==> flow/design.v <==
module router_top (
    input clock,
    input resetn,
    input packet_valid,
    input [7:0] data_in,
    input read_enb_0, read_enb_1, read_enb_2,
    output [7:0] data_out_0, data_out_1, data_out_2,
    output vld_out_0, vld_out_1, vld_out_2,
    output err,
    output busy
);
    wire [7:0] dout;
    wire [2:0] write_enb;
    wire [2:0] soft_reset;
    wire write_enb_reg;
    wire [2:0] read_enb;
    wire [2:0] empty;
    wire [2:0] full;
    wire lfd_state;
    wire detect_add;
    wire ld_state;
    wire laf_state;
    wire full_state;
    wire fifo_full;
    wire rst_int_reg;
    wire parity_done;
    wire low_packet_valid;
    assign read_enb = {read_enb_2, read_enb_1, read_enb_0};
    router_fsm FSM (.clock(clock), .resetn(resetn), .packet_valid(packet_valid), .data_in(data_in), .parity_done(parity_done), .soft_reset_0(soft_reset[0]), .soft_reset_1(soft_reset[1]), .soft_reset_2(soft_reset[2]), .fifo_full(fifo_full), .low_packet_valid(low_packet_valid), .fifo_empty_0(empty[0]), .fifo_empty_1(empty[1]), .fifo_empty_2(empty[2]), .detect_add(detect_add), .ld_state(ld_state), .laf_state(laf_state), .lfd_state(lfd_state), .full_state(full_state), .write_enb_reg(write_enb_reg), .rst_int_reg(rst_int_reg), .busy(busy));
    router_register REG (.clock(clock), .resetn(resetn), .packet_valid(packet_valid), .data_in(data_in), .fifo_full(fifo_full), .detect_add(detect_add), .ld_state(ld_state), .laf_state(laf_state), .full_state(full_state), .lfd_state(lfd_state), .rst_int_reg(rst_int_reg), .err(err), .parity_done(parity_done), .low_packet_valid(low_packet_valid), .dout(dout));
    router_sync SYNC (.clock(clock), .resetn(resetn), .data_in(data_in), .detect_add(detect_add), .write_enb_reg(write_enb_reg), .read_enb_0(read_enb_0), .read_enb_1(read_enb_1), .read_enb_2(read_enb_2), .write_enb(write_enb), .fifo_full(fifo_full), .full_0(full[0]), .full_1(full[1]), .full_2(full[2]), .empty_0(empty[0]), .empty_1(empty[1]), .empty_2(empty[2]), .soft_reset_0(soft_reset[0]), .soft_reset_1(soft_reset[1]), .soft_reset_2(soft_reset[2]), .vld_out_0(vld_out_0), .vld_out_1(vld_out_1), .vld_out_2(vld_out_2));
    router_fifo FIFO0 (.clock(clock), .resetn(resetn), .soft_reset(soft_reset[0]), .write_enb(write_enb[0]), .read_enb(read_enb[0]), .data_in({lfd_state, dout}), .lfd_state(lfd_state), .full(full[0]), .empty(empty[0]), .data_out(data_out_0));
    router_fifo FIFO1 (.clock(clock), .resetn(resetn), .soft_reset(soft_reset[1]), .write_enb(write_enb[1]), .read_enb(read_enb[1]), .data_in({lfd_state, dout}), .lfd_state(lfd_state), .full(full[1]), .empty(empty[1]), .data_out(data_out_1));
    router_fifo FIFO2 (.clock(clock), .resetn(resetn), .soft_reset(soft_reset[2]), .write_enb(write_enb[2]), .read_enb(read_enb[2]), .data_in({lfd_state, dout}), .lfd_state(lfd_state), .full(full[2]), .empty(empty[2]), .data_out(data_out_2));
endmodule
module router_fsm (
    input clock, resetn,
    input packet_valid,
    input [7:0] data_in,
    input fifo_full, fifo_empty_0, fifo_empty_1, fifo_empty_2,
    input soft_reset_0, soft_reset_1, soft_reset_2,
    input parity_done, low_packet_valid,
    output reg detect_add, ld_state, laf_state, lfd_state, full_state,
    output reg write_enb_reg, rst_int_reg, busy
);
    parameter DECODE_ADDRESS = 3'b000,
              LOAD_FIRST_DATA = 3'b001,
              LOAD_DATA = 3'b010,
              LOAD_PARITY = 3'b011,
              FIFO_FULL_STATE = 3'b100,
              LOAD_AFTER_FULL = 3'b101,
              DECODE_ADDRESS_WAIT = 3'b110,
              CHECK_PARITY_ERROR = 3'b111;
    reg [2:0] state, next_state;
    reg [1:0] addr;
    always @(posedge clock) begin
        if (~resetn)
            state <= DECODE_ADDRESS;
        else if ((soft_reset_0 && addr == 2'b00) ||
                 (soft_reset_1 && addr == 2'b01) ||
                 (soft_reset_2 && addr == 2'b10))
            state <= DECODE_ADDRESS;
        else
            state <= next_state;
    end
    always @(posedge clock) begin
        if (~resetn)
            addr <= 2'b00;
        else if (detect_add)
            addr <= data_in[1:0];
    end
    always @(*) begin
        next_state = state;
        case (state)
            DECODE_ADDRESS: begin
                if ((packet_valid && (data_in[1:0] == 2'b00) && fifo_empty_0) ||
                    (packet_valid && (data_in[1:0] == 2'b01) && fifo_empty_1) ||
                    (packet_valid && (data_in[1:0] == 2'b10) && fifo_empty_2))
                    next_state = LOAD_FIRST_DATA;
                else if ((packet_valid && (data_in[1:0] == 2'b00) && ~fifo_empty_0) ||
                         (packet_valid && (data_in[1:0] == 2'b01) && ~fifo_empty_1) ||
                         (packet_valid && (data_in[1:0] == 2'b10) && ~fifo_empty_2))
                    next_state = DECODE_ADDRESS_WAIT;
            end
            DECODE_ADDRESS_WAIT: begin
                if ((addr == 2'b00 && fifo_empty_0) ||
                    (addr == 2'b01 && fifo_empty_1) ||
                    (addr == 2'b10 && fifo_empty_2))
                    next_state = LOAD_FIRST_DATA;
            end
            LOAD_FIRST_DATA: begin
                if (fifo_full)
                    next_state = FIFO_FULL_STATE;
                else
                    next_state = LOAD_DATA;
            end
            LOAD_DATA: begin
                if (fifo_full)
                    next_state = FIFO_FULL_STATE;
                else if (~packet_valid)
                    next_state = LOAD_PARITY;
            end
            LOAD_PARITY: begin
                next_state = CHECK_PARITY_ERROR;
            end
            FIFO_FULL_STATE: begin
                if (~fifo_full)
                    next_state = LOAD_AFTER_FULL;
            end
            LOAD_AFTER_FULL: begin
                if (~parity_done && low_packet_valid)
                    next_state = LOAD_PARITY;
                else if (~parity_done && ~low_packet_valid)
                    next_state = LOAD_DATA;
                else if (parity_done)
                    next_state = DECODE_ADDRESS;
            end
            CHECK_PARITY_ERROR: begin
                if (~fifo_full)
                    next_state = DECODE_ADDRESS;
                else
                    next_state = FIFO_FULL_STATE;
            end
        endcase
    end
    always @(*) begin
        detect_add = 0;
        ld_state = 0;
        laf_state = 0;
        lfd_state = 0;
        full_state = 0;
        write_enb_reg = 0;
        rst_int_reg = 0;
        busy = 0;
        case (state)
            DECODE_ADDRESS: begin
                detect_add = 1;
            end
            DECODE_ADDRESS_WAIT: begin
                detect_add = 1;
            end
            LOAD_FIRST_DATA: begin
                lfd_state = 1;
                busy = 1;
            end
            LOAD_DATA: begin
                ld_state = 1;
                write_enb_reg = 1;
                busy = 1;
            end
            LOAD_PARITY: begin
                busy = 1;
            end
            FIFO_FULL_STATE: begin
                full_state = 1;
                busy = 1;
            end
            LOAD_AFTER_FULL: begin
                laf_state = 1;
                busy = 1;
            end
            CHECK_PARITY_ERROR: begin
                rst_int_reg = 1;
                busy = 1;
            end
        endcase
    end
endmodule
module router_register (
    input clock, resetn, packet_valid,
    input [7:0] data_in,
    input fifo_full, detect_add, ld_state, laf_state, full_state, lfd_state, rst_int_reg,
    output reg err, parity_done, low_packet_valid,
    output reg [7:0] dout
);
    reg [7:0] hold_header_byte, fifo_full_header_byte, internal_parity, packet_parity_byte;
    reg [7:0] fifo_full_data_reg;  
    reg [5:0] count;  
    always @(posedge clock) begin
        if (~resetn)
            hold_header_byte <= 8'b0;
        else if (detect_add && packet_valid)
            hold_header_byte <= data_in;
    end
    always @(posedge clock) begin
        if (~resetn)
            fifo_full_header_byte <= 8'b0;
        else if (detect_add && packet_valid)
            fifo_full_header_byte <= data_in;
    end
    always @(posedge clock) begin
        if (~resetn)
            fifo_full_data_reg <= 8'b0;
        else if (ld_state && fifo_full)
            fifo_full_data_reg <= data_in;
    end
    always @(*) begin
        if (lfd_state)
            dout = hold_header_byte;
        else if (ld_state && ~fifo_full)
            dout = data_in;
        else if (ld_state && fifo_full)
            dout = fifo_full_data_reg;
        else if (laf_state)
            dout = fifo_full_header_byte;
        else
            dout = 8'b0;
    end
    always @(posedge clock) begin
        if (~resetn)
            internal_parity <= 8'b0;
        else if (detect_add)
            internal_parity <= 8'b0;
        else if (lfd_state && packet_valid)
            internal_parity <= internal_parity ^ hold_header_byte;
        else if (ld_state && packet_valid && ~full_state)
            internal_parity <= internal_parity ^ data_in;
    end
    always @(posedge clock) begin
        if (~resetn)
            packet_parity_byte <= 8'b0;
        else if (detect_add && packet_valid)
            packet_parity_byte <= 8'b0;
        else if ((ld_state && ~packet_valid) || (laf_state && ~packet_valid && ~parity_done))
            packet_parity_byte <= data_in;
    end
    always @(posedge clock) begin
        if (~resetn)
            count <= 6'b0;
        else if (detect_add)
            count <= data_in[7:2];  
        else if (ld_state && packet_valid)
            count <= count - 1;
    end
    always @(posedge clock) begin
        if (~resetn)
            low_packet_valid <= 0;
        else
            low_packet_valid <= ~packet_valid;
    end
    always @(posedge clock) begin
        if (~resetn)
            parity_done <= 0;
        else if (detect_add)
            parity_done <= 0;
        else if ((count == 0) && (ld_state || laf_state) && (~packet_valid))
            parity_done <= 1;
    end
    always @(posedge clock) begin
        if (~resetn)
            err <= 0;
        else if (rst_int_reg)
            err <= 0;
        else if (parity_done)
            err <= (internal_parity != packet_parity_byte);
    end
endmodule
module router_sync (
    input clock, resetn,
    input [7:0] data_in,
    input detect_add, write_enb_reg,
    input read_enb_0, read_enb_1, read_enb_2,
    input empty_0, empty_1, empty_2,
    input full_0, full_1, full_2,
    output reg [2:0] write_enb,
    output reg fifo_full,
    output reg vld_out_0, vld_out_1, vld_out_2,
    output reg soft_reset_0, soft_reset_1, soft_reset_2
);
    reg [1:0] internal_addr;
    reg [4:0] timer_0, timer_1, timer_2;  
    always @(posedge clock) begin
        if (~resetn)
            internal_addr <= 2'b0;
        else if (detect_add)
            internal_addr <= data_in[1:0];
    end
    always @(*) begin
        case (internal_addr)
            2'b00: write_enb = {2'b0, write_enb_reg};
            2'b01: write_enb = {1'b0, write_enb_reg, 1'b0};
            2'b10: write_enb = {write_enb_reg, 2'b0};
            default: write_enb = 3'b0;
        endcase
    end
    always @(*) begin
        case (internal_addr)
            2'b00: fifo_full = full_0;
            2'b01: fifo_full = full_1;
            2'b10: fifo_full = full_2;
            default: fifo_full = 0;
        endcase
    end
    always @(posedge clock) begin
        if (~resetn) begin
            vld_out_0 <= 0;
            timer_0 <= 0;
            soft_reset_0 <= 0;
        end else begin
            if (~empty_0)
                vld_out_0 <= 1;
            else
                vld_out_0 <= 0;
            if (vld_out_0 && ~read_enb_0)
                timer_0 <= timer_0 + 1;
            else
                timer_0 <= 0;
            if (timer_0 == 29) begin
                soft_reset_0 <= 1;
                vld_out_0 <= 0;
                timer_0 <= 0;
            end else
                soft_reset_0 <= 0;
        end
    end
    always @(posedge clock) begin
        if (~resetn) begin
            vld_out_1 <= 0;
            timer_1 <= 0;
            soft_reset_1 <= 0;
        end else begin
            if (~empty_1)
                vld_out_1 <= 1;
            else
                vld_out_1 <= 0;
            if (vld_out_1 && ~read_enb_1)
                timer_1 <= timer_1 + 1;
            else
                timer_1 <= 0;
            if (timer_1 == 29) begin
                soft_reset_1 <= 1;
                vld_out_1 <= 0;
                timer_1 <= 0;
            end else
                soft_reset_1 <= 0;
        end
    end
    always @(posedge clock) begin
        if (~resetn) begin
            vld_out_2 <= 0;
            timer_2 <= 0;
            soft_reset_2 <= 0;
        end else begin
            if (~empty_2)
                vld_out_2 <= 1;
            else
                vld_out_2 <= 0;
            if (vld_out_2 && ~read_enb_2)
                timer_2 <= timer_2 + 1;
            else
                timer_2 <= 0;
            if (timer_2 == 29) begin
                soft_reset_2 <= 1;
                vld_out_2 <= 0;
                timer_2 <= 0;
            end else
                soft_reset_2 <= 0;
        end
    end
endmodule
module router_fifo (
    input clock, resetn, soft_reset,
    input write_enb, read_enb, lfd_state,
    input [8:0] data_in,  
    output reg [7:0] data_out,  
    output reg full, empty
);
    reg [8:0] mem [15:0];  
    reg [3:0] wr_ptr, rd_ptr;  
    reg [4:0] count;  
    always @(posedge clock) begin
        if (~resetn || soft_reset)
            wr_ptr <= 0;
        else if (write_enb && ~full)
            wr_ptr <= wr_ptr + 1;
    end
    always @(posedge clock) begin
        if (~resetn || soft_reset)
            rd_ptr <= 0;
        else if (read_enb && ~empty)
            rd_ptr <= rd_ptr + 1;
    end
    always @(posedge clock) begin
        if (~resetn || soft_reset)
            count <= 0;
        else begin
            case ({write_enb & ~full, read_enb & ~empty})
                2'b10: count <= count + 1;
                2'b01: count <= count - 1;
                default: count <= count;
            endcase
        end
    end
    always @(*) begin
        full = (count == 16);
        empty = (count == 0);
    end
    always @(posedge clock) begin
        if (write_enb && ~full)
            mem[wr_ptr] <= data_in;
    end
    always @(posedge clock) begin
        if (~resetn)
            data_out <= 8'b0;
        else if (soft_reset)
            data_out <= 8'b0;
        else if (read_enb && ~empty)
            data_out <= mem[rd_ptr][7:0];
        else if (empty)
            data_out <= 8'b0;
    end
endmodule
# Tool chain data of router_top
# Tool output for the design above before and after an edit, in the order of the flow.
# "orig" refers to lines of the RTL above, "edited" to lines of the edited file.
# "change" is "edited" less "orig", of the values as shown; "change_rel_pct" is that difference over "orig", in percent.
# Operators carry their Yosys type and port widths (W data, S select, Z words).
# Cell names lack the library's common part.
# Not given: -
# design
design,router_top
clock_port,clock
cell_library,sky130hd
corner,tt_025C_1v80

# Diff
# Unified diff, file above to edited file.
# This change comes from a script, not from a designer. The edited design behaves differently; no optimisation was intended.
# begin of diff
@@ -30,5 +30,10 @@
     router_register REG (.clock(clock), .resetn(resetn), .packet_valid(packet_valid), .data_in(data_in), .fifo_full(fifo_full), .detect_add(detect_add), .ld_state(ld_state), .laf_state(laf_state), .full_state(full_state), .lfd_state(lfd_state), .rst_int_reg(rst_int_reg), .err(err), .parity_done(parity_done), .low_packet_valid(low_packet_valid), .dout(dout));
     router_sync SYNC (.clock(clock), .resetn(resetn), .data_in(data_in), .detect_add(detect_add), .write_enb_reg(write_enb_reg), .read_enb_0(read_enb_0), .read_enb_1(read_enb_1), .read_enb_2(read_enb_2), .write_enb(write_enb), .fifo_full(fifo_full), .full_0(full[0]), .full_1(full[1]), .full_2(full[2]), .empty_0(empty[0]), .empty_1(empty[1]), .empty_2(empty[2]), .soft_reset_0(soft_reset[0]), .soft_reset_1(soft_reset[1]), .soft_reset_2(soft_reset[2]), .vld_out_0(vld_out_0), .vld_out_1(vld_out_1), .vld_out_2(vld_out_2));
-    router_fifo FIFO0 (.clock(clock), .resetn(resetn), .soft_reset(soft_reset[0]), .write_enb(write_enb[0]), .read_enb(read_enb[0]), .data_in({lfd_state, dout}), .lfd_state(lfd_state), .full(full[0]), .empty(empty[0]), .data_out(data_out_0));
+    wire [7:0] data_out_0_0, data_out_0_1;
+    router_fifo FIFO0 (.clock(clock), .resetn(resetn), .soft_reset(soft_reset[0]), .write_enb(write_enb[0]), .read_enb(read_enb[0]), .data_in({lfd_state, dout}), .lfd_state(lfd_state), .full(full[0]), .empty(empty[0]), .data_out(data_out_0_0));
+    router_fifo FIFO0_twin (.clock(clock), .resetn(resetn), .soft_reset(soft_reset[0]),
+        .write_enb(write_enb[0]), .read_enb(read_enb[0]), .data_in({lfd_state, dout}),
+        .lfd_state(~lfd_state), .data_out(data_out_0_1));
+    assign data_out_0 = data_out_0_0 ^ data_out_0_1;
     router_fifo FIFO1 (.clock(clock), .resetn(resetn), .soft_reset(soft_reset[1]), .write_enb(write_enb[1]), .read_enb(read_enb[1]), .data_in({lfd_state, dout}), .lfd_state(lfd_state), .full(full[1]), .empty(empty[1]), .data_out(data_out_1));
     router_fifo FIFO2 (.clock(clock), .resetn(resetn), .soft_reset(soft_reset[2]), .write_enb(write_enb[2]), .read_enb(read_enb[2]), .data_in({lfd_state, dout}), .lfd_state(lfd_state), .full(full[2]), .empty(empty[2]), .data_out(data_out_2));
# end of diff

# Elaborated design
# Counts by Yosys on the flattened word-level netlist (proc, flatten, opt, wreduce; memories kept). Print and check cells are left out. Cells with the same type and inputs are merged into one.
# Yosys's memory passes give these memory sizes; they may raise the number of words (mostly to a power of two), join words into wider ones and drop unused or constant bits.
# word_totals
item,orig,edited,change,change_rel_pct
ff_bits,130,151,21,16.15
mem_bits_ro,64,64,0,0.00
mem_count,4,5,1,25.00
clocked_rd_ports_x_width,35,44,9,25.71
input_bits,14,14,0,0.00
word_cells,239,269,30,12.55
out_inout_bits,29,29,0,0.00
ramBits,432,576,144,33.33
# classes
item,orig,edited,change,change_rel_pct
bitwise,26,31,5,19.23
n_addsub,16,20,4,25.00
muxes,54,62,8,14.81
reduce_logical,79,84,5,6.33
equal,29,32,3,10.34
# memory_table
item,orig,edited
memory_list,FIFO0.mem 16x9 r1 w1; FIFO1.mem 16x9 r1 w1; FIFO2.mem 16x9 r1 w1; 8x8 r1 w0,FIFO0.mem 16x9 r1 w1; FIFO0_twin.mem 16x9 r1 w1; FIFO1.mem 16x9 r1 w1; FIFO2.mem 16x9 r1 w1; 8x8 r1 w0
# op_table
operator,orig,edited,change,change_rel_pct
$mux W4,9,12,3,33.33
$logic_and A1 B1 Y1,37,39,2,5.41
$not A1 Y1,18,20,2,11.11
$mux W8,12,14,2,16.67
$reduce_bool A2 Y1,8,10,2,25.00
$add A4 B1 Y4 const B,6,8,2,33.33
$and A1 B1 Y1,6,8,2,33.33
$mux W1,9,10,1,11.11
$add A5 B1 Y5 const B,6,7,1,16.67
$eq A5 B5 Y1 const B,6,7,1,16.67
$eq A2 B1 Y1 const B,5,6,1,20.00
$eq A2 B2 Y1 const B,5,6,1,20.00
$logic_not A5 Y1,3,4,1,33.33
$mux W9,3,4,1,33.33
$pmux W5 S2,3,4,1,33.33
$sub A5 B1 Y5 const B,3,4,1,33.33
$xor A8 B8 Y8,2,3,1,50.00
# Operator kinds equal on both sides are left out: 22.

# Logic depth
# Depth = most cells in a row (Yosys ltp): at word level without a register or memory, in the mapped netlist without a sequential cell, where the memories' decode and read muxes count.
# logic_depth
item,orig,edited,change,change_rel_pct
word_depth,10,10,0,0.00
ABC_AREA,0,0,-,-
depth_mapped,14,14,0,0.00
mapped_depth_nobuf,13,13,0,0.00

# Netlist
# Yosys stat after the flow's synthesis: flattened, memories mapped to cells. It holds for the ABC_AREA given above (unset counts as 0); a run with the other value may have another netlist.
# synth_totals
item,orig,edited,change,change_rel_pct
seq_area_um2,14513.9,18858.1,4344.2,29.93
flip_flops,533,686,153,28.71
n_buf,67,86,19,28.36
stdcells,1322,1682,360,27.23
area_um2,21296.7,27420.0,6123.3,28.75
# types
cell_type,orig,edited,change,change_rel_pct
edfxtp_1,384,512,128,33.33
nor2_1,172,206,34,19.77
mux4_2,120,152,32,26.67
dfxtp_1,149,174,25,16.78
and2_1,2,19,17,850.00
mux2i_1,49,64,15,30.61
nor2b_1,6,21,15,250.00
clkbuf_1,45,59,14,31.11
xor2_1,37,49,12,32.43
a21oi_1,47,58,11,23.40
a211oi_1,0,11,11,-
inv_1,28,38,10,35.71
nor3_1,16,26,10,62.50
ha_1,34,43,9,26.47
nand3_1,27,18,-9,-33.33
a22oi_1,8,16,8,100.00
nand2_1,54,49,-5,-9.26
xnor2_1,23,28,5,21.74
# Cell types equal on both sides are left out: 7.
# Not every row of either side is listed.
# The figures by module come from a second, unflattened synthesis with its own total; it is not the netlist above.
# hier_totals
item,orig,edited,change,change_rel_pct
hier_cells,1401,1746,345,24.63
area_unflattened_um2,22128.7,28368.5,6239.8,28.20
# Each row is one instance without its submodules.
# by_module_orig
module,cells,area_um2,n_inst,seq_area_um2
router_fifo,336,6165.9,3,4344.2
router_register,228,1974.4,1,820.8
router_sync,88,888.4,1,460.4
router_fsm,77,768.2,1,240.2
router_top,0,0.0,1,0.0
# by_module_edited
module,cells,area_um2,n_inst,seq_area_um2
router_fifo,336,6165.9,4,4344.2
router_register,228,1974.4,1,820.8
router_sync,88,888.4,1,460.4
router_fsm,77,768.2,1,240.2
router_top,9,73.8,1,0.0

# Timing after synthesis
# OpenSTA on the mapped netlist: ideal clock, no wires. The path of least setup slack (recovery checks aside). Input and output delay are each 20% of the period. Register names are those of the netlist, which keeps one name where synthesis merged equal registers.
# synth_timing
item,orig,edited,change,change_rel_pct
kind,register to register,input to register,-,-
startpoint,register FIFO1.count[0],input data_in[0],-,-
endpoint,memory FIFO0.mem[0][5],memory FIFO0.mem[0][0],-,-
setup_ps,578,702,124,-
path_slack_ps,1001,404,-597,-
launch_ps,0,1000,1000,-
t_arrival_ps,3422,3895,473,13.82
path_buffers,2,1,-1,-50.00
stages,8,3,-5,-62.50
path_delay_ps,4000,3597,-403,-10.08
t_required_ps,4422,4298,-124,-2.80
tclk_ps,5000,5000,0,0.00
in_delay_ps,-,1000,-,-
synth_period_reached_ps,3999,4596,597,14.93
# "path_delay_ps" = arrival - input delay + setup time.
# "stages": output pins that drive a net of the path, with the launching flip-flop's if there is one; two outputs of one cell count as two.
# "synth_period_reached_ps" = period - worst setup slack (recovery checks aside). The figure is calculated, with input and output delays left at 20% of the set period.
# The rows between start and end are the longest chain of elaborated cells between them; the timing report does not say that the signal goes this way. Where chains are equally long, one stands for them.
# Each line given opens the expression or statement behind the cell; cells for indexed reads and writes are added by Yosys, which also makes memories of some case tables.
# At most two assigning lines are given for a register; there are more.
# synth_between_orig
cell_sequence,dfxtp_1 > nor4_2 > a32oi_1 > nand2_1 > buf_6 > buf_2 > mux2i_1 > o21ai_0
elab_chain_len,7
cells_between,9
cone_classes,1 x eq/ne; 5 x mux; 1 x logic; 2 x reduce/logical
# synth_rtl_orig
item,line,source
from (decl),370,reg [4:0] count;
from (assign),388,2'b10: count <= count + 1;
from (assign),389,2'b01: count <= count - 1;
$eq A5 B5 Y1,395,full = (count == 16);
$pmux W1 S3,287,case (internal_addr)
$logic_and A1 B1 Y1,202,else if (ld_state && fifo_full)
$mux W8,202,
$mux W8,200,else if (ld_state && ~fifo_full)
$mux W8,198,if (lfd_state)
$mux W9,399,if (write_enb && ~full)
to (decl),368,reg [8:0] mem [15:0];
# synth_between_edited
cell_sequence,clkbuf_1 > mux2i_1 > o21ai_0
elab_chain_len,3
cells_between,3
lines_between,3
cone_classes,3 x mux
# synth_rtl_edited
item,line,source
from (decl),5,"input [7:0] data_in,"
$mux W8,205,else if (ld_state && ~fifo_full)
$mux W8,203,if (lfd_state)
$mux W9,404,if (write_enb && ~full)
to (decl),373,reg [8:0] mem [15:0];

# Worst path after layout
# From the final timing report of the runs of pair 1: the path of least setup slack in the routed layout; clock arrival at registers is part of the times.
# The report prints the path's times to 10 ps; the period is as set.
# layout_timing
item,orig,edited,change,change_rel_pct
kind,register to register,register to register,-,-
startpoint,register FIFO1.count[0],register SYNC.internal_addr[1],-,-
endpoint,register FIFO1.count[4],register FIFO0_twin.count[4],-,-
t_required_ps,4100,4060,-40,-0.98
path_buffers,0,1,1,-
launch_ps,600,610,10,1.67
t_arrival_ps,3600,3480,-120,-3.33
stages,11,13,2,18.18
tclk_ps,3570,3570,0,0.00
setup_ps,60,110,50,-
path_slack_ps,500,580,80,-
# The rows between start and end are the longest chain of elaborated cells between them; the timing report does not say that the signal goes this way. Where chains are equally long, one stands for them.
# At most two assigning lines are given for a register; there are more.
# layout_between_orig
cell_sequence,dfxtp_1 > or4_4 > nor2_1 > nor2b_1 > ha_1 > fa_1 > a21o_1 > a21oi_1 > xor2_1 > or3_1 > a21oi_1
elab_chain_len,5
cells_between,12
cone_classes,2 x add/sub; 3 x eq/ne; 1 x mux; 4 x logic; 2 x reduce/logical
# layout_rtl_orig
item,line,source
from (decl),370,reg [4:0] count;
from (assign),388,2'b10: count <= count + 1;
from (assign),389,2'b01: count <= count - 1;
$logic_not A5 Y1,396,empty = (count == 0);
$not A1 Y1,387,"case ({write_enb & ~full, read_enb & ~empty})"
$and A1 B1 Y1,387,
$eq A2 B1 Y1,387,
$pmux W5 S2,387,
to (assign),388,
to (assign),389,
to (decl),370,
# layout_between_edited
cell_sequence,dfxtp_1 > or3_1 > a21oi_1 > buf_4 > inv_1 > ha_1 > ha_1 > nor2b_1 > o21ai_0 > a21oi_1 > nor3_1 > xnor2_1 > nor2_1
elab_chain_len,5
cells_between,9
cone_classes,4 x eq/ne; 2 x mux; 1 x logic; 2 x reduce/logical
# layout_rtl_edited
item,line,source
from (decl),275,reg [1:0] internal_addr;
from (assign),279,internal_addr <= 2'b0;
from (assign),281,internal_addr <= data_in[1:0];
$eq A2 B2 Y1,284,case (internal_addr)
$pmux W3 S3,284,
$and A1 B1 Y1,392,"case ({write_enb & ~full, read_enb & ~empty})"
$eq A2 B1 Y1,392,
$pmux W5 S2,392,
to (assign),393,2'b10: count <= count + 1;
to (assign),394,2'b01: count <= count - 1;
to (decl),375,reg [4:0] count;

# Flow runs
# Runs of the flow (Yosys, OpenROAD) on both versions; the two runs of a pair have the same settings. The constraints put input and output delay at 20% of the set period each and load the outputs with 0.01 pF.
# flow_settings_pair_1
period_ns,3.57
CAP_MARGIN,20
CORE_MARGIN,2
CORE_UTILIZATION,40
SLEW_MARGIN,20
# measured_pair_1
item,orig,edited,change,change_rel_pct
final_cell_area_um2,24617.4,31544.0,6926.6,28.14
final_hold_ws_ps,457,428,-29,-
fin_power_mw,15.706,20.330,4.624,29.44
total_negative_slack_ps,0,0,0,-
achievedPeriod_ps,3069,2990,-79,-2.57
synthesis_area_um2,21296.7,27420.0,6123.3,28.75
finish.utilization_frac,0.468,0.467,-0.001,-
die_um2,55102.9,70660.3,15557.4,28.23
worstSetupSlack_ps,501,580,79,-
# flow_settings_pair_2
CELL_PAD_IN_SITES_DETAIL_PLACEMENT,0
CELL_PAD_IN_SITES_GLOBAL_PLACEMENT,1
CORE_MARGIN,8
CORE_UTILIZATION,40
CTS_CLUSTER_DIAMETER,47
CTS_CLUSTER_SIZE,92
GPL_ROUTABILITY_DRIVEN,0
MIN_ROUTING_LAYER,met2
PLACE_DENSITY_LB_ADDON,0.12
SLEW_MARGIN,30
period_ns,3.05
CAP_MARGIN,20
# measured_pair_2
item,orig,edited,change,change_rel_pct
final_cell_area_um2,25355.6,32497.4,7141.8,28.17
final_hold_ws_ps,413,402,-11,-
fin_power_mw,19.622,25.577,5.955,30.35
total_negative_slack_ps,0,0,0,-
achievedPeriod_ps,2884,2867,-17,-0.59
synthesis_area_um2,21296.7,27420.0,6123.3,28.75
finish.utilization_frac,0.482,0.476,-0.006,-
die_um2,60880.6,77184.0,16303.4,26.78
worstSetupSlack_ps,166,183,17,-
# "achievedPeriod_ps" = clock period - worst setup slack. The figure is calculated, with input and output delays left at 20% of the set period.
# "fin_power_mw": no workload was simulated; the value follows from the tool's default switching activity.
